==> flow/design.v <==
module cpu #(  
	parameter ADDR_W = 12,
	parameter INST_W = 32,
	parameter DATA_W = 11
)(
    input                   i_clk,
    input                   i_rst_n,
    input                   i_i_valid_inst,  
    input  [ INST_W-1 : 0 ] i_i_inst,        
    input                   i_d_valid_data,  
    input  [ DATA_W-1 : 0 ] i_d_data,        
    output                  o_i_valid_addr,  
    output [ ADDR_W-1 : 0 ] o_i_addr,        
    output [ DATA_W-1 : 0 ] o_d_w_data,      
    output [ ADDR_W-1 : 0 ] o_d_w_addr,      
    output [ ADDR_W-1 : 0 ] o_d_r_addr,      
    output                  o_d_MemRead,     
    output                  o_d_MemWrite,    
    output                  o_finish
);
localparam ALU_ADD = 3'd0, ALU_SUB = 3'd1, ALU_XOR = 3'd2, ALU_OR = 3'd3,
           ALU_AND = 3'd4, ALU_SLL = 3'd5, ALU_SRL = 3'd6;
integer i;
reg  [ADDR_W-1:0] pc_r;
reg               o_i_valid_addr_r;
reg               branch_r;           
reg               stall_r;            
reg  [INST_W-1:0] hold_inst_r;
reg               done_r, done2_r, o_finish_r;
reg               rd_write_id_r, mem_read_id_r, mem_write_id_r, alu_src_id_r;
reg  [2:0]        alu_ctr_r;
reg  [4:0]        rs1_id_r, rs2_id_r, rd_id_r;
reg  [DATA_W-1:0] rs1_value_r, rs2_value_r;
reg  [ADDR_W-1:0] imm_r;
reg               rd_write_ex_r, mem_read_ex_r;
reg  [4:0]        rd_ex_r;
reg  [DATA_W-1:0] alu_out_r;
reg  [ADDR_W-1:0] o_d_addr_r;
reg  [DATA_W-1:0] o_d_data_r;
reg               o_d_MemRead_r, o_d_MemWrite_r;
reg               rd_write_mem_r, mem_read_mem_r;
reg  [4:0]        rd_mem_r;
reg  [DATA_W-1:0] alu_out_mem_r;
reg  [DATA_W-1:0] reg_file_r [1:31];
assign o_i_valid_addr = o_i_valid_addr_r;
assign o_i_addr       = pc_r;
assign o_d_w_addr     = o_d_addr_r;
assign o_d_r_addr     = o_d_addr_r;
assign o_d_w_data     = o_d_data_r;
assign o_d_MemRead    = o_d_MemRead_r;
assign o_d_MemWrite   = o_d_MemWrite_r;
assign o_finish       = o_finish_r;
wire [DATA_W-1:0] write_back_data = mem_read_mem_r ? i_d_data : alu_out_mem_r;
wire [INST_W-1:0] inst     = stall_r ? hold_inst_r : i_i_inst;
wire              id_valid = (stall_r | (i_i_valid_inst & ~branch_r)) & ~done_r;
wire [6:0] opcode = inst[6:0];
wire [4:0] rd     = inst[11:7];
wire [2:0] func_3 = inst[14:12];
wire [4:0] rs1    = inst[19:15];
wire [4:0] rs2    = inst[24:20];
wire [6:0] func_7 = inst[31:25];
wire [ADDR_W-1:0] imm_i = inst[31:20];
wire [ADDR_W-1:0] imm_s = {inst[31:25], inst[11:7]};
wire [ADDR_W-1:0] bta   = {inst[7], inst[30:25], inst[11:8], 1'b0};
wire op_ld  = (opcode == 7'b0000011);
wire op_sd  = (opcode == 7'b0100011);
wire op_br  = (opcode == 7'b1100011) && (func_3[2:1] == 2'b00);
wire op_imm = (opcode == 7'b0010011) && (func_3 != 3'b010) && (func_3 != 3'b011);
wire op_r   = (opcode == 7'b0110011) &&
              ((func_7 == 7'b0100000) ||
               ((func_7 == 7'b0000000) && (func_3 != 3'b001) && (func_3 != 3'b010) &&
                (func_3 != 3'b011) && (func_3 != 3'b101)));
wire op_eof = &inst;
wire use_rs1 = op_ld | op_sd | op_br | op_imm | op_r;
wire use_rs2 = op_sd | op_br | op_r;
wire wr_rd   = (op_ld | op_imm | op_r) && (rd != 5'd0);
reg [2:0] alu_ctr_w;
always @(*) begin
    alu_ctr_w = ALU_ADD;
    if (op_r && func_7[5]) alu_ctr_w = ALU_SUB;
    else if (op_r || op_imm) begin
        case (func_3)
            3'b100:  alu_ctr_w = ALU_XOR;
            3'b110:  alu_ctr_w = ALU_OR;
            3'b111:  alu_ctr_w = ALU_AND;
            3'b001:  alu_ctr_w = ALU_SLL;
            3'b101:  alu_ctr_w = ALU_SRL;
            default: alu_ctr_w = ALU_ADD;
        endcase
    end
end
reg [DATA_W-1:0] rs1_value, rs2_value;
always @(*) begin
    if (rs1 == 5'd0)                               rs1_value = 0;
    else if (rd_write_ex_r && !mem_read_ex_r && rd_ex_r == rs1) rs1_value = alu_out_r;
    else if (rd_write_mem_r && rd_mem_r == rs1)    rs1_value = write_back_data;
    else                                           rs1_value = reg_file_r[rs1];
    if (rs2 == 5'd0)                               rs2_value = 0;
    else if (rd_write_ex_r && !mem_read_ex_r && rd_ex_r == rs2) rs2_value = alu_out_r;
    else if (rd_write_mem_r && rd_mem_r == rs2)    rs2_value = write_back_data;
    else                                           rs2_value = reg_file_r[rs2];
end
wire hit_id1  = use_rs1 && (rs1 != 5'd0) && (rs1 == rd_id_r);
wire hit_id2  = use_rs2 && (rs2 != 5'd0) && (rs2 == rd_id_r);
wire hit_ex1  = use_rs1 && (rs1 != 5'd0) && (rs1 == rd_ex_r);
wire hit_ex2  = use_rs2 && (rs2 != 5'd0) && (rs2 == rd_ex_r);
wire stall_w  = id_valid && (
                  (rd_write_id_r && mem_read_id_r && (hit_id1 || hit_id2)) ||       
                  (op_br && rd_write_id_r && (hit_id1 || hit_id2)) ||               
                  (op_br && rd_write_ex_r && mem_read_ex_r && (hit_ex1 || hit_ex2)));  
wire issue    = id_valid && !stall_w;
wire br_taken = issue && op_br && ((rs1_value == rs2_value) ^ func_3[0]);
wire [ADDR_W-1:0] id_pc = pc_r - 4;
reg [DATA_W-1:0] alu_in_1, alu_in_2;
always @(*) begin
    if (rd_write_ex_r && rd_ex_r == rs1_id_r)         alu_in_1 = alu_out_r;
    else if (rd_write_mem_r && rd_mem_r == rs1_id_r)  alu_in_1 = write_back_data;
    else                                              alu_in_1 = rs1_value_r;
    if (rd_write_ex_r && rd_ex_r == rs2_id_r)         alu_in_2 = alu_out_r;
    else if (rd_write_mem_r && rd_mem_r == rs2_id_r)  alu_in_2 = write_back_data;
    else                                              alu_in_2 = rs2_value_r;
end
wire [ADDR_W-1:0] opb  = alu_src_id_r ? imm_r : {alu_in_2[DATA_W-1], alu_in_2};
wire [ADDR_W-1:0] sum  = {alu_in_1[DATA_W-1], alu_in_1} + opb;
reg  [DATA_W-1:0] alu_out_w;
always @(*) begin
    case (alu_ctr_r)
        ALU_SUB: alu_out_w = alu_in_1 - alu_in_2;
        ALU_XOR: alu_out_w = alu_in_1 ^ opb[DATA_W-1:0];
        ALU_OR:  alu_out_w = alu_in_1 | opb[DATA_W-1:0];
        ALU_AND: alu_out_w = alu_in_1 & opb[DATA_W-1:0];
        ALU_SLL: alu_out_w = alu_in_1 << opb[4:0];
        ALU_SRL: alu_out_w = alu_in_1 >> opb[4:0];
        default: alu_out_w = sum[DATA_W-1:0];
    endcase
end
always @(posedge i_clk or negedge i_rst_n) begin
    if (~i_rst_n) begin
        pc_r             <= 0;
        o_i_valid_addr_r <= 0;
        branch_r         <= 0;
        stall_r          <= 0;
        hold_inst_r      <= 0;
        done_r           <= 0;
        done2_r          <= 0;
        o_finish_r       <= 0;
        rd_write_id_r    <= 0;
        mem_read_id_r    <= 0;
        mem_write_id_r   <= 0;
        alu_src_id_r     <= 0;
        alu_ctr_r        <= 0;
        rs1_id_r         <= 0;
        rs2_id_r         <= 0;
        rd_id_r          <= 0;
        rs1_value_r      <= 0;
        rs2_value_r      <= 0;
        imm_r            <= 0;
        rd_write_ex_r    <= 0;
        mem_read_ex_r    <= 0;
        rd_ex_r          <= 0;
        alu_out_r        <= 0;
        o_d_addr_r       <= 0;
        o_d_data_r       <= 0;
        o_d_MemRead_r    <= 0;
        o_d_MemWrite_r   <= 0;
        rd_write_mem_r   <= 0;
        mem_read_mem_r   <= 0;
        rd_mem_r         <= 0;
        alu_out_mem_r    <= 0;
        for (i = 1; i < 32; i = i + 1)
            reg_file_r[i] <= 0;
    end else begin
        o_i_valid_addr_r <= 1'b1;
        if (br_taken)
            pc_r <= id_pc + bta;
        else if (o_i_valid_addr_r && !stall_w)
            pc_r <= pc_r + 4;
        branch_r    <= br_taken;
        stall_r     <= stall_w;
        hold_inst_r <= inst;
        if (issue && op_eof) done_r <= 1'b1;
        done2_r    <= done_r;
        o_finish_r <= done2_r;
        rd_write_id_r  <= issue && wr_rd;
        mem_read_id_r  <= issue && op_ld;
        mem_write_id_r <= issue && op_sd;
        alu_src_id_r   <= !op_r;
        alu_ctr_r      <= alu_ctr_w;
        rs1_id_r       <= use_rs1 ? rs1 : 5'd0;
        rs2_id_r       <= use_rs2 ? rs2 : 5'd0;
        rd_id_r        <= wr_rd ? rd : 5'd0;
        rs1_value_r    <= rs1_value;
        rs2_value_r    <= rs2_value;
        imm_r          <= op_sd ? imm_s : imm_i;
        rd_write_ex_r  <= rd_write_id_r;
        mem_read_ex_r  <= mem_read_id_r;
        rd_ex_r        <= rd_id_r;
        alu_out_r      <= alu_out_w;
        o_d_addr_r     <= sum;
        o_d_data_r     <= alu_in_2;
        o_d_MemRead_r  <= mem_read_id_r;
        o_d_MemWrite_r <= mem_write_id_r;
        rd_write_mem_r <= rd_write_ex_r;
        mem_read_mem_r <= mem_read_ex_r;
        rd_mem_r       <= rd_ex_r;
        alu_out_mem_r  <= alu_out_r;
        if (rd_write_mem_r)
            reg_file_r[rd_mem_r] <= write_back_data;
    end
end
endmodule
**Reports on cpu**

Each step is given for the RTL above and for the edited RTL.
Lines under "original" count in the file above, lines under "edited" in the edited file.
"change": "edited" minus "original" as printed here. "rel. change": 100 x difference / "original".
The mark n/a stands for no value.

- Top module: cpu
- Clock port: i_clk
- Library: sky130hd
- Timing corner: tt_025C_1v80

**Diff**

The edit as a unified diff against the file above.
The edit is scripted: it alters the design's behaviour and was not made to optimise anything.

```diff
@@ -160,5 +160,4 @@
         rd_ex_r          <= 0;
         alu_out_r        <= 0;
-        o_d_addr_r       <= 0;
         o_d_data_r       <= 0;
         o_d_MemRead_r    <= 0;
@@ -197,5 +196,4 @@
         rd_ex_r        <= rd_id_r;
         alu_out_r      <= alu_out_w;
-        o_d_addr_r     <= sum;
         o_d_data_r     <= alu_in_2;
         o_d_MemRead_r  <= mem_read_id_r;
@@ -209,3 +207,4 @@
     end
 end
+always @(*) o_d_addr_r = sum;
 endmodule
```

**Elaborated design**

Source: Yosys, flattened and elaborated. Widths are those after wreduce. Registers that Yosys merges into a memory's read port (data or address) are not register bits. Print and check cells do not count.

Storage and ports:

| what | original | edited | change | rel. change (%) |
|---|---|---|---|---|
| input port bits | 47 | 47 | 0 | 0.00 |
| output and inout port bits | 51 | 51 | 0 | 0.00 |
| flip-flop bits (word level) | 507 | 495 | -12 | -2.37 |
| cells after elaboration | 327 | 326 | -1 | -0.31 |

Cells by class:

| what | original | edited | change | rel. change (%) |
|---|---|---|---|---|
| reduce/logical cells | 90 | 90 | 0 | 0.00 |
| bitwise operators | 17 | 17 | 0 | 0.00 |
| muxes and demuxes | 25 | 25 | 0 | 0.00 |
| $add $sub $neg | 5 | 5 | 0 | 0.00 |
| shift operators | 2 | 2 | 0 | 0.00 |
| eq/ne operators | 127 | 127 | 0 | 0.00 |

Operators by type and width:

| cell | original | edited | change | rel. change (%) |
|---|---|---|---|---|
| == test 5 bit with constant B | 48 | 48 | 0 | 0.00 |
| logical AND 1 bit | 41 | 41 | 0 | 0.00 |
| AND reduction 2 bit | 31 | 31 | 0 | 0.00 |
| == test 5 x 4 -> 1 bit with constant B | 24 | 24 | 0 | 0.00 |
| == test 5 x 3 -> 1 bit with constant B | 12 | 12 | 0 | 0.00 |
| == test 5 bit | 12 | 12 | 0 | 0.00 |
| two-way mux 11 bit | 11 | 11 | 0 | 0.00 |
| bitwise OR 1 bit | 9 | 9 | 0 | 0.00 |
| == test 3 bit with constant B | 7 | 7 | 0 | 0.00 |
| == test 5 x 2 -> 1 bit with constant B | 6 | 6 | 0 | 0.00 |
| logical OR 1 bit | 6 | 6 | 0 | 0.00 |
| two-way mux 5 bit | 4 | 4 | 0 | 0.00 |
| == test 5 x 1 -> 1 bit with constant B | 3 | 3 | 0 | 0.00 |
| == test 7 x 6 -> 1 bit with constant B | 3 | 3 | 0 | 0.00 |
| zero test 1 bit | 3 | 3 | 0 | 0.00 |
| two-way mux 12 bit | 3 | 3 | 0 | 0.00 |
| nonzero test 5 bit | 3 | 3 | 0 | 0.00 |
| adder 12 bit | 2 | 2 | 0 | 0.00 |
| bitwise AND 1 bit | 2 | 2 | 0 | 0.00 |
| == test 3 x 1 -> 1 bit with constant B | 2 | 2 | 0 | 0.00 |
| == test 3 x 2 -> 1 bit with constant B | 2 | 2 | 0 | 0.00 |
| zero test 5 bit | 2 | 2 | 0 | 0.00 |
| two-way mux 3 bit | 2 | 2 | 0 | 0.00 |
| != test 3 x 2 -> 1 bit with constant B | 2 | 2 | 0 | 0.00 |
| NOT 1 bit | 2 | 2 | 0 | 0.00 |
| parallel mux 11 bit (select 31 bit) | 2 | 2 | 0 | 0.00 |
| adder 12 x 3 -> 12 bit with constant B | 1 | 1 | 0 | 0.00 |
| bitwise AND 11 bit | 1 | 1 | 0 | 0.00 |

The list need not be complete.

**Depth**

Yosys ltp: most cells in a row. Word level: on the elaborated netlist, between registers, memories and ports. Mapped: between sequential cells and ports; inverters and the memories' decode and read muxes count.

Depth:

| what | original | edited | change | rel. change (%) |
|---|---|---|---|---|
| depth after elaboration | 21 | 21 | 0 | 0.00 |
| ABC_AREA | 0 | 0 | n/a | n/a |
| depth in mapped cells | 25 | 25 | 0 | 0.00 |
| gate-level depth less buffers | 22 | 22 | 0 | 0.00 |

**Synthesis result**

Yosys stat after the flow's synthesis: flattened, memories mapped to cells. It holds for the ABC_AREA given above (unset counts as 0); a run with the other value may have another netlist.

Synthesis totals:

| what | original | edited | change | rel. change (%) |
|---|---|---|---|---|
| buffer cells | 249 | 266 | +17 | +6.83 |
| flip-flop cells | 502 | 490 | -12 | -2.39 |
| standard cells after synthesis | 3,206 | 3,300 | +94 | +2.93 |
| mapped area (µm²) | 28,637.5 | 29,002.8 | +365.3 | +1.28 |
| sequential area (µm²) | 12,562.0 | 12,261.8 | -300.2 | -2.39 |

Cell types:

| cell | original | edited | change | rel. change (%) |
|---|---|---|---|---|
| sky130_fd_sc_hd__a22oi_1 | 128 | 86 | -42 | -32.81 |
| sky130_fd_sc_hd__o21ai_0 | 248 | 288 | +40 | +16.13 |
| sky130_fd_sc_hd__nand2_1 | 335 | 374 | +39 | +11.64 |
| sky130_fd_sc_hd__clkbuf_1 | 175 | 204 | +29 | +16.57 |
| sky130_fd_sc_hd__nor2_1 | 333 | 316 | -17 | -5.11 |
| sky130_fd_sc_hd__nand4_1 | 21 | 36 | +15 | +71.43 |
| sky130_fd_sc_hd__nand3_1 | 97 | 83 | -14 | -14.43 |
| sky130_fd_sc_hd__dfrtp_1 | 502 | 490 | -12 | -2.39 |
| sky130_fd_sc_hd__a222oi_1 | 19 | 31 | +12 | +63.16 |
| sky130_fd_sc_hd__a21o_1 | 6 | 17 | +11 | +183.33 |
| sky130_fd_sc_hd__a32o_1 | 19 | 29 | +10 | +52.63 |
| sky130_fd_sc_hd__o21ai_1 | 13 | 3 | -10 | -76.92 |
| sky130_fd_sc_hd__o221ai_1 | 13 | 23 | +10 | +76.92 |
| sky130_fd_sc_hd__a31oi_1 | 19 | 10 | -9 | -47.37 |
| sky130_fd_sc_hd__or2_1 | 11 | 2 | -9 | -81.82 |
| sky130_fd_sc_hd__a211oi_1 | 10 | 19 | +9 | +90.00 |
| sky130_fd_sc_hd__o2111ai_1 | 5 | 14 | +9 | +180.00 |
| sky130_fd_sc_hd__nor4b_1 | 4 | 13 | +9 | +225.00 |

The list need not be complete.

**Path before layout**

Source: OpenSTA report_checks on the synthesized netlist (no wires, ideal clock, input and output delay 20% of the period each), path of least setup slack; recovery checks are left aside. Register names are those of the netlist, which keeps one name where synthesis merged equal registers.

Timing path after synthesis:

| what | original | edited | change | rel. change (%) |
|---|---|---|---|---|
| path kind | in2reg | in2out | n/a | n/a |
| start | in i_d_data[0] | in i_d_data[0] | n/a | n/a |
| end | reg alu_out_r[10] | out o_d_w_addr[10] | n/a | n/a |
| delay of the path (ps) | 3,802 | 3,871 | +69 | +1.81 |
| input delay (ps) | 2,000 | 2,000 | 0 | 0.00 |
| path slack (ps) | 4,198 | 2,129 | -2,069 | n/a |
| time at the first pin (ps) | 2,000 | 2,000 | 0 | 0.00 |
| driving pins on the path | 21 | 20 | -1 | -4.76 |
| clock period (ps) | 10,000 | 10,000 | 0 | 0.00 |
| library setup time (ps) | 82 | n/a | n/a | n/a |
| buffers on the path | 2 | 3 | +1 | +50.00 |
| arrival (ps) | 5,720 | 5,871 | +151 | +2.64 |
| required time (ps) | 9,918 | 8,000 | -1,918 | -19.34 |
| external output delay (ps) | n/a | 2,000 | n/a | n/a |
| period reached after synthesis (ps) | 5,802 | 7,871 | +2,069 | +35.66 |

"delay of the path" = arrival - input delay + setup time.
A path that ends at an output port has no setup time.
"driving pins on the path": output pins that drive a net of the path, with the launching flip-flop's if there is one; two outputs of one cell count as two.
"period reached after synthesis" is the clock period less the worst setup slack; recovery checks do not enter. This is arithmetic on one report: input and output delays are still those of the set period (20% each).
Between the ends stands the longest chain of elaborated cells between them, by number of cells; it is not shown to be the way that was timed. Of several equally long chains one is given.
Each line given opens the expression or statement behind the cell; cells for indexed reads and writes are added by Yosys, which also makes memories of some case tables.

On the way, after synthesis, original:
- Cells stage by stage: sky130_fd_sc_hd__mux2_2 > sky130_fd_sc_hd__mux2i_1 > sky130_fd_sc_hd__o21ai_0 > sky130_fd_sc_hd__mux2i_1 > sky130_fd_sc_hd__clkbuf_1 > sky130_fd_sc_hd__clkbuf_1 > sky130_fd_sc_hd__inv_1 > sky130_fd_sc_hd__ha_1 > sky130_fd_sc_hd__fa_1 > sky130_fd_sc_hd__a21oi_1 > sky130_fd_sc_hd__nor2_1 > sky130_fd_sc_hd__nor2_1 > sky130_fd_sc_hd__o21bai_1 > sky130_fd_sc_hd__a21oi_1 > sky130_fd_sc_hd__o21bai_1 > sky130_fd_sc_hd__a21oi_1 > sky130_fd_sc_hd__o21bai_1 > sky130_fd_sc_hd__a21oi_1 > sky130_fd_sc_hd__xnor2_1 > sky130_fd_sc_hd__nor2_1 > sky130_fd_sc_hd__a31oi_1
- Length of the longest elaborated chain: 6
- Elaborated cells on any way between the ends: 11
- RTL lines with such cells: 11
- Classes of those cells: add/sub: 2; shift: 2; mux: 7

Ends and longest elaborated chain, after synthesis, original:

| what | RTL line | source |
|---|---|---|
| from (decl) | 11 | `input  [ DATA_W-1 : 0 ] i_d_data,` |
| two-way mux 11 bit | 53 | `wire [DATA_W-1:0] write_back_data = mem_read_mem_r ? i_d_data : alu_out_mem_r;` |
| two-way mux 11 bit | 120 | `else if (rd_write_mem_r && rd_mem_r == rs2_id_r)  alu_in_2 = write_back_data;` |
| two-way mux 11 bit | 119 | `if (rd_write_ex_r && rd_ex_r == rs2_id_r)         alu_in_2 = alu_out_r;` |
| two-way mux 12 bit | 123 | `wire [ADDR_W-1:0] opb  = alu_src_id_r ? imm_r : {alu_in_2[DATA_W-1], alu_in_2};` |
| adder 12 bit | 124 | `wire [ADDR_W-1:0] sum  = {alu_in_1[DATA_W-1], alu_in_1} + opb;` |
| parallel mux 11 bit (select 6 bit) | 127 | `case (alu_ctr_r)` |
| to (assign) | 161 | `alu_out_r        <= 0;` |
| to (assign) | 198 | `alu_out_r      <= alu_out_w;` |
| to (decl) | 37 | `reg  [DATA_W-1:0] alu_out_r;` |

Nets of the timed path that keep an RTL name, with a line that drives or declares them; the list need not be complete.

Named nets, after synthesis, original:

| net | RTL line |
|---|---|
| alu_in_2[0] | 119 |
| sum[10] | 124 |

On the way, after synthesis, edited:
- Cells stage by stage: sky130_fd_sc_hd__mux2_2 > sky130_fd_sc_hd__nor3_1 > sky130_fd_sc_hd__o31ai_1 > sky130_fd_sc_hd__mux2i_1 > sky130_fd_sc_hd__clkbuf_1 > sky130_fd_sc_hd__clkbuf_1 > sky130_fd_sc_hd__inv_1 > sky130_fd_sc_hd__ha_1 > sky130_fd_sc_hd__fa_1 > sky130_fd_sc_hd__a21o_1 > sky130_fd_sc_hd__a21oi_1 > sky130_fd_sc_hd__o21bai_1 > sky130_fd_sc_hd__a21oi_1 > sky130_fd_sc_hd__nor2b_1 > sky130_fd_sc_hd__o21a_1 > sky130_fd_sc_hd__o21ai_0 > sky130_fd_sc_hd__nand2b_1 > sky130_fd_sc_hd__a21oi_1 > sky130_fd_sc_hd__xnor2_1 > sky130_fd_sc_hd__buf_4
- Length of the longest elaborated chain: 5
- Elaborated cells on any way between the ends: 7
- RTL lines with such cells: 7
- Classes of those cells: add/sub: 1; mux: 6

Ends and longest elaborated chain, after synthesis, edited:

| what | RTL line | source |
|---|---|---|
| from (decl) | 11 | `input  [ DATA_W-1 : 0 ] i_d_data,` |
| two-way mux 11 bit | 53 | `wire [DATA_W-1:0] write_back_data = mem_read_mem_r ? i_d_data : alu_out_mem_r;` |
| two-way mux 11 bit | 120 | `else if (rd_write_mem_r && rd_mem_r == rs2_id_r)  alu_in_2 = write_back_data;` |
| two-way mux 11 bit | 119 | `if (rd_write_ex_r && rd_ex_r == rs2_id_r)         alu_in_2 = alu_out_r;` |
| two-way mux 12 bit | 123 | `wire [ADDR_W-1:0] opb  = alu_src_id_r ? imm_r : {alu_in_2[DATA_W-1], alu_in_2};` |
| adder 12 bit | 124 | `wire [ADDR_W-1:0] sum  = {alu_in_1[DATA_W-1], alu_in_1} + opb;` |
| to (decl) | 15 | `output [ ADDR_W-1 : 0 ] o_d_w_addr,` |

Named nets, after synthesis, edited:

| net | RTL line |
|---|---|
| alu_in_2[0] | 119 |
| o_d_r_addr[10] | 124 |

**Path in the finished layout**

Path of least setup slack in the final report of each run of set A (OpenROAD, finished layout, wires in). Where an end is a register, its clock arrival counts in the times.
The path's times are printed in steps of 10 ps; the period is the one set.

Timing path after layout:

| what | original | edited | change | rel. change (%) |
|---|---|---|---|---|
| path kind | in2reg | in2out | n/a | n/a |
| start | in i_i_inst[18] | in i_d_data[1] | n/a | n/a |
| end | reg pc_r[1] | out o_d_r_addr[11] | n/a | n/a |
| required time (ps) | 10,510 | 8,000 | -2,510 | -23.88 |
| input delay (ps) | 2,000 | 2,000 | 0 | 0.00 |
| clock period (ps) | 10,000 | 10,000 | 0 | 0.00 |
| time at the first pin (ps) | 2,000 | 2,000 | 0 | 0.00 |
| path slack (ps) | 2,450 | 1,150 | -1,300 | n/a |
| external output delay (ps) | n/a | 2,000 | n/a | n/a |
| arrival (ps) | 8,060 | 6,850 | -1,210 | -15.01 |
| library setup time (ps) | 110 | n/a | n/a | n/a |
| buffers on the path | 2 | 2 | 0 | 0.00 |
| driving pins on the path | 14 | 18 | +4 | +28.57 |

Between the ends stands the longest chain of elaborated cells between them, by number of cells; it is not shown to be the way that was timed. Of several equally long chains one is given.
At most two assigning lines are given for a register; there are more.

On the way, after layout, original:
- Cells stage by stage: sky130_fd_sc_hd__clkdlybuf4s50_1 > sky130_fd_sc_hd__and3b_1 > sky130_fd_sc_hd__or2_1 > sky130_fd_sc_hd__buf_4 > sky130_fd_sc_hd__a22oi_1 > sky130_fd_sc_hd__o22ai_1 > sky130_fd_sc_hd__or4_1 > sky130_fd_sc_hd__nor4_1 > sky130_fd_sc_hd__a2111oi_2 > sky130_fd_sc_hd__xnor2_1 > sky130_fd_sc_hd__nand4_1 > sky130_fd_sc_hd__nor3_4 > sky130_fd_sc_hd__mux2i_2 > sky130_fd_sc_hd__mux2_2
- Elaborated cells on any way between the ends: 65
- Classes of those cells: eq/ne: 36; mux: 7; logic: 1; reduce/logical: 21

Ends and longest elaborated chain, after layout, original:

| what | RTL line | source |
|---|---|---|
| from (decl) | 9 | `input  [ INST_W-1 : 0 ] i_i_inst,` |
| to (assign) | 175 | `pc_r <= id_pc + bta;` |
| to (assign) | 177 | `pc_r <= pc_r + 4;` |
| to (decl) | 24 | `reg  [ADDR_W-1:0] pc_r;` |

original: Chain of elaborated cells between the ends: none given.
Nets of the timed path that keep an RTL name, with a line that drives or declares them; the list need not be complete.

Named nets, after layout, original:

| net | RTL line | source |
|---|---|---|
| rs1_value[6] | 94 | `if (rs1 == 5'd0)                               rs1_value = 0;` |

On the way, after layout, edited:
- Cells stage by stage: sky130_fd_sc_hd__clkdlybuf4s50_1 > sky130_fd_sc_hd__mux2_2 > sky130_fd_sc_hd__mux2i_1 > sky130_fd_sc_hd__o21ai_0 > sky130_fd_sc_hd__mux2_2 > sky130_fd_sc_hd__ha_1 > sky130_fd_sc_hd__a21o_1 > sky130_fd_sc_hd__a21oi_1 > sky130_fd_sc_hd__o21bai_1 > sky130_fd_sc_hd__a21oi_1 > sky130_fd_sc_hd__o21bai_1 > sky130_fd_sc_hd__a21oi_1 > sky130_fd_sc_hd__o21bai_1 > sky130_fd_sc_hd__a21oi_1 > sky130_fd_sc_hd__o21bai_1 > sky130_fd_sc_hd__a21oi_1 > sky130_fd_sc_hd__xnor2_1 > sky130_fd_sc_hd__clkdlybuf4s50_1
- Length of the longest elaborated chain: 5
- Elaborated cells on any way between the ends: 7
- RTL lines with such cells: 7
- Classes of those cells: add/sub: 1; mux: 6

Ends and longest elaborated chain, after layout, edited:

| what | RTL line | source |
|---|---|---|
| from (decl) | 11 | `input  [ DATA_W-1 : 0 ] i_d_data,` |
| two-way mux 11 bit | 53 | `wire [DATA_W-1:0] write_back_data = mem_read_mem_r ? i_d_data : alu_out_mem_r;` |
| two-way mux 11 bit | 120 | `else if (rd_write_mem_r && rd_mem_r == rs2_id_r)  alu_in_2 = write_back_data;` |
| two-way mux 11 bit | 119 | `if (rd_write_ex_r && rd_ex_r == rs2_id_r)         alu_in_2 = alu_out_r;` |
| two-way mux 12 bit | 123 | `wire [ADDR_W-1:0] opb  = alu_src_id_r ? imm_r : {alu_in_2[DATA_W-1], alu_in_2};` |
| adder 12 bit | 124 | `wire [ADDR_W-1:0] sum  = {alu_in_1[DATA_W-1], alu_in_1} + opb;` |
| to (decl) | 16 | `output [ ADDR_W-1 : 0 ] o_d_r_addr,` |

Named nets, after layout, edited:

| net | RTL line |
|---|---|
| alu_in_2[1] | 119 |

**Layout results**

Both versions went through the flow (Yosys, OpenROAD) with the same settings in each pair. Constraints: input delay and output delay 20% of the set period each, output load 0.01 pF.

Settings, set A:
- CORE_UTILIZATION: 40
- period_ns: 10.0
- CAP_MARGIN: 20
- CORE_MARGIN: 2
- SLEW_MARGIN: 20

Measured results, set A:

| what | original | edited | change | rel. change (%) |
|---|---|---|---|---|
| achieved period (ps) | 7,548 | 8,850 | +1,302 | +17.25 |
| smallest hold slack (ps) | 347 | 356 | +9 | n/a |
| worst setup slack after layout (ps) | 2,452 | 1,150 | -1,302 | n/a |
| die outline area (µm²) | 73,750.3 | 74,676.5 | +926.2 | +1.26 |
| final setup TNS (ps) | 0 | 0 | 0 | n/a |
| total power after layout (mW) | 6.039 | 6.095 | +0.056 | +0.93 |
| final design utilization (%) | 46.0 | 46.4 | +0.4 | n/a |
| synthesis area (µm²) | 28,637.5 | 29,002.8 | +365.3 | +1.28 |

"achieved period" is the run's clock period less its worst setup slack. It is reckoned from that one timing run; input and output delays stay at 20% of the period that was set.
"total power after layout": no workload was simulated; the value follows from the tool's default switching activity.
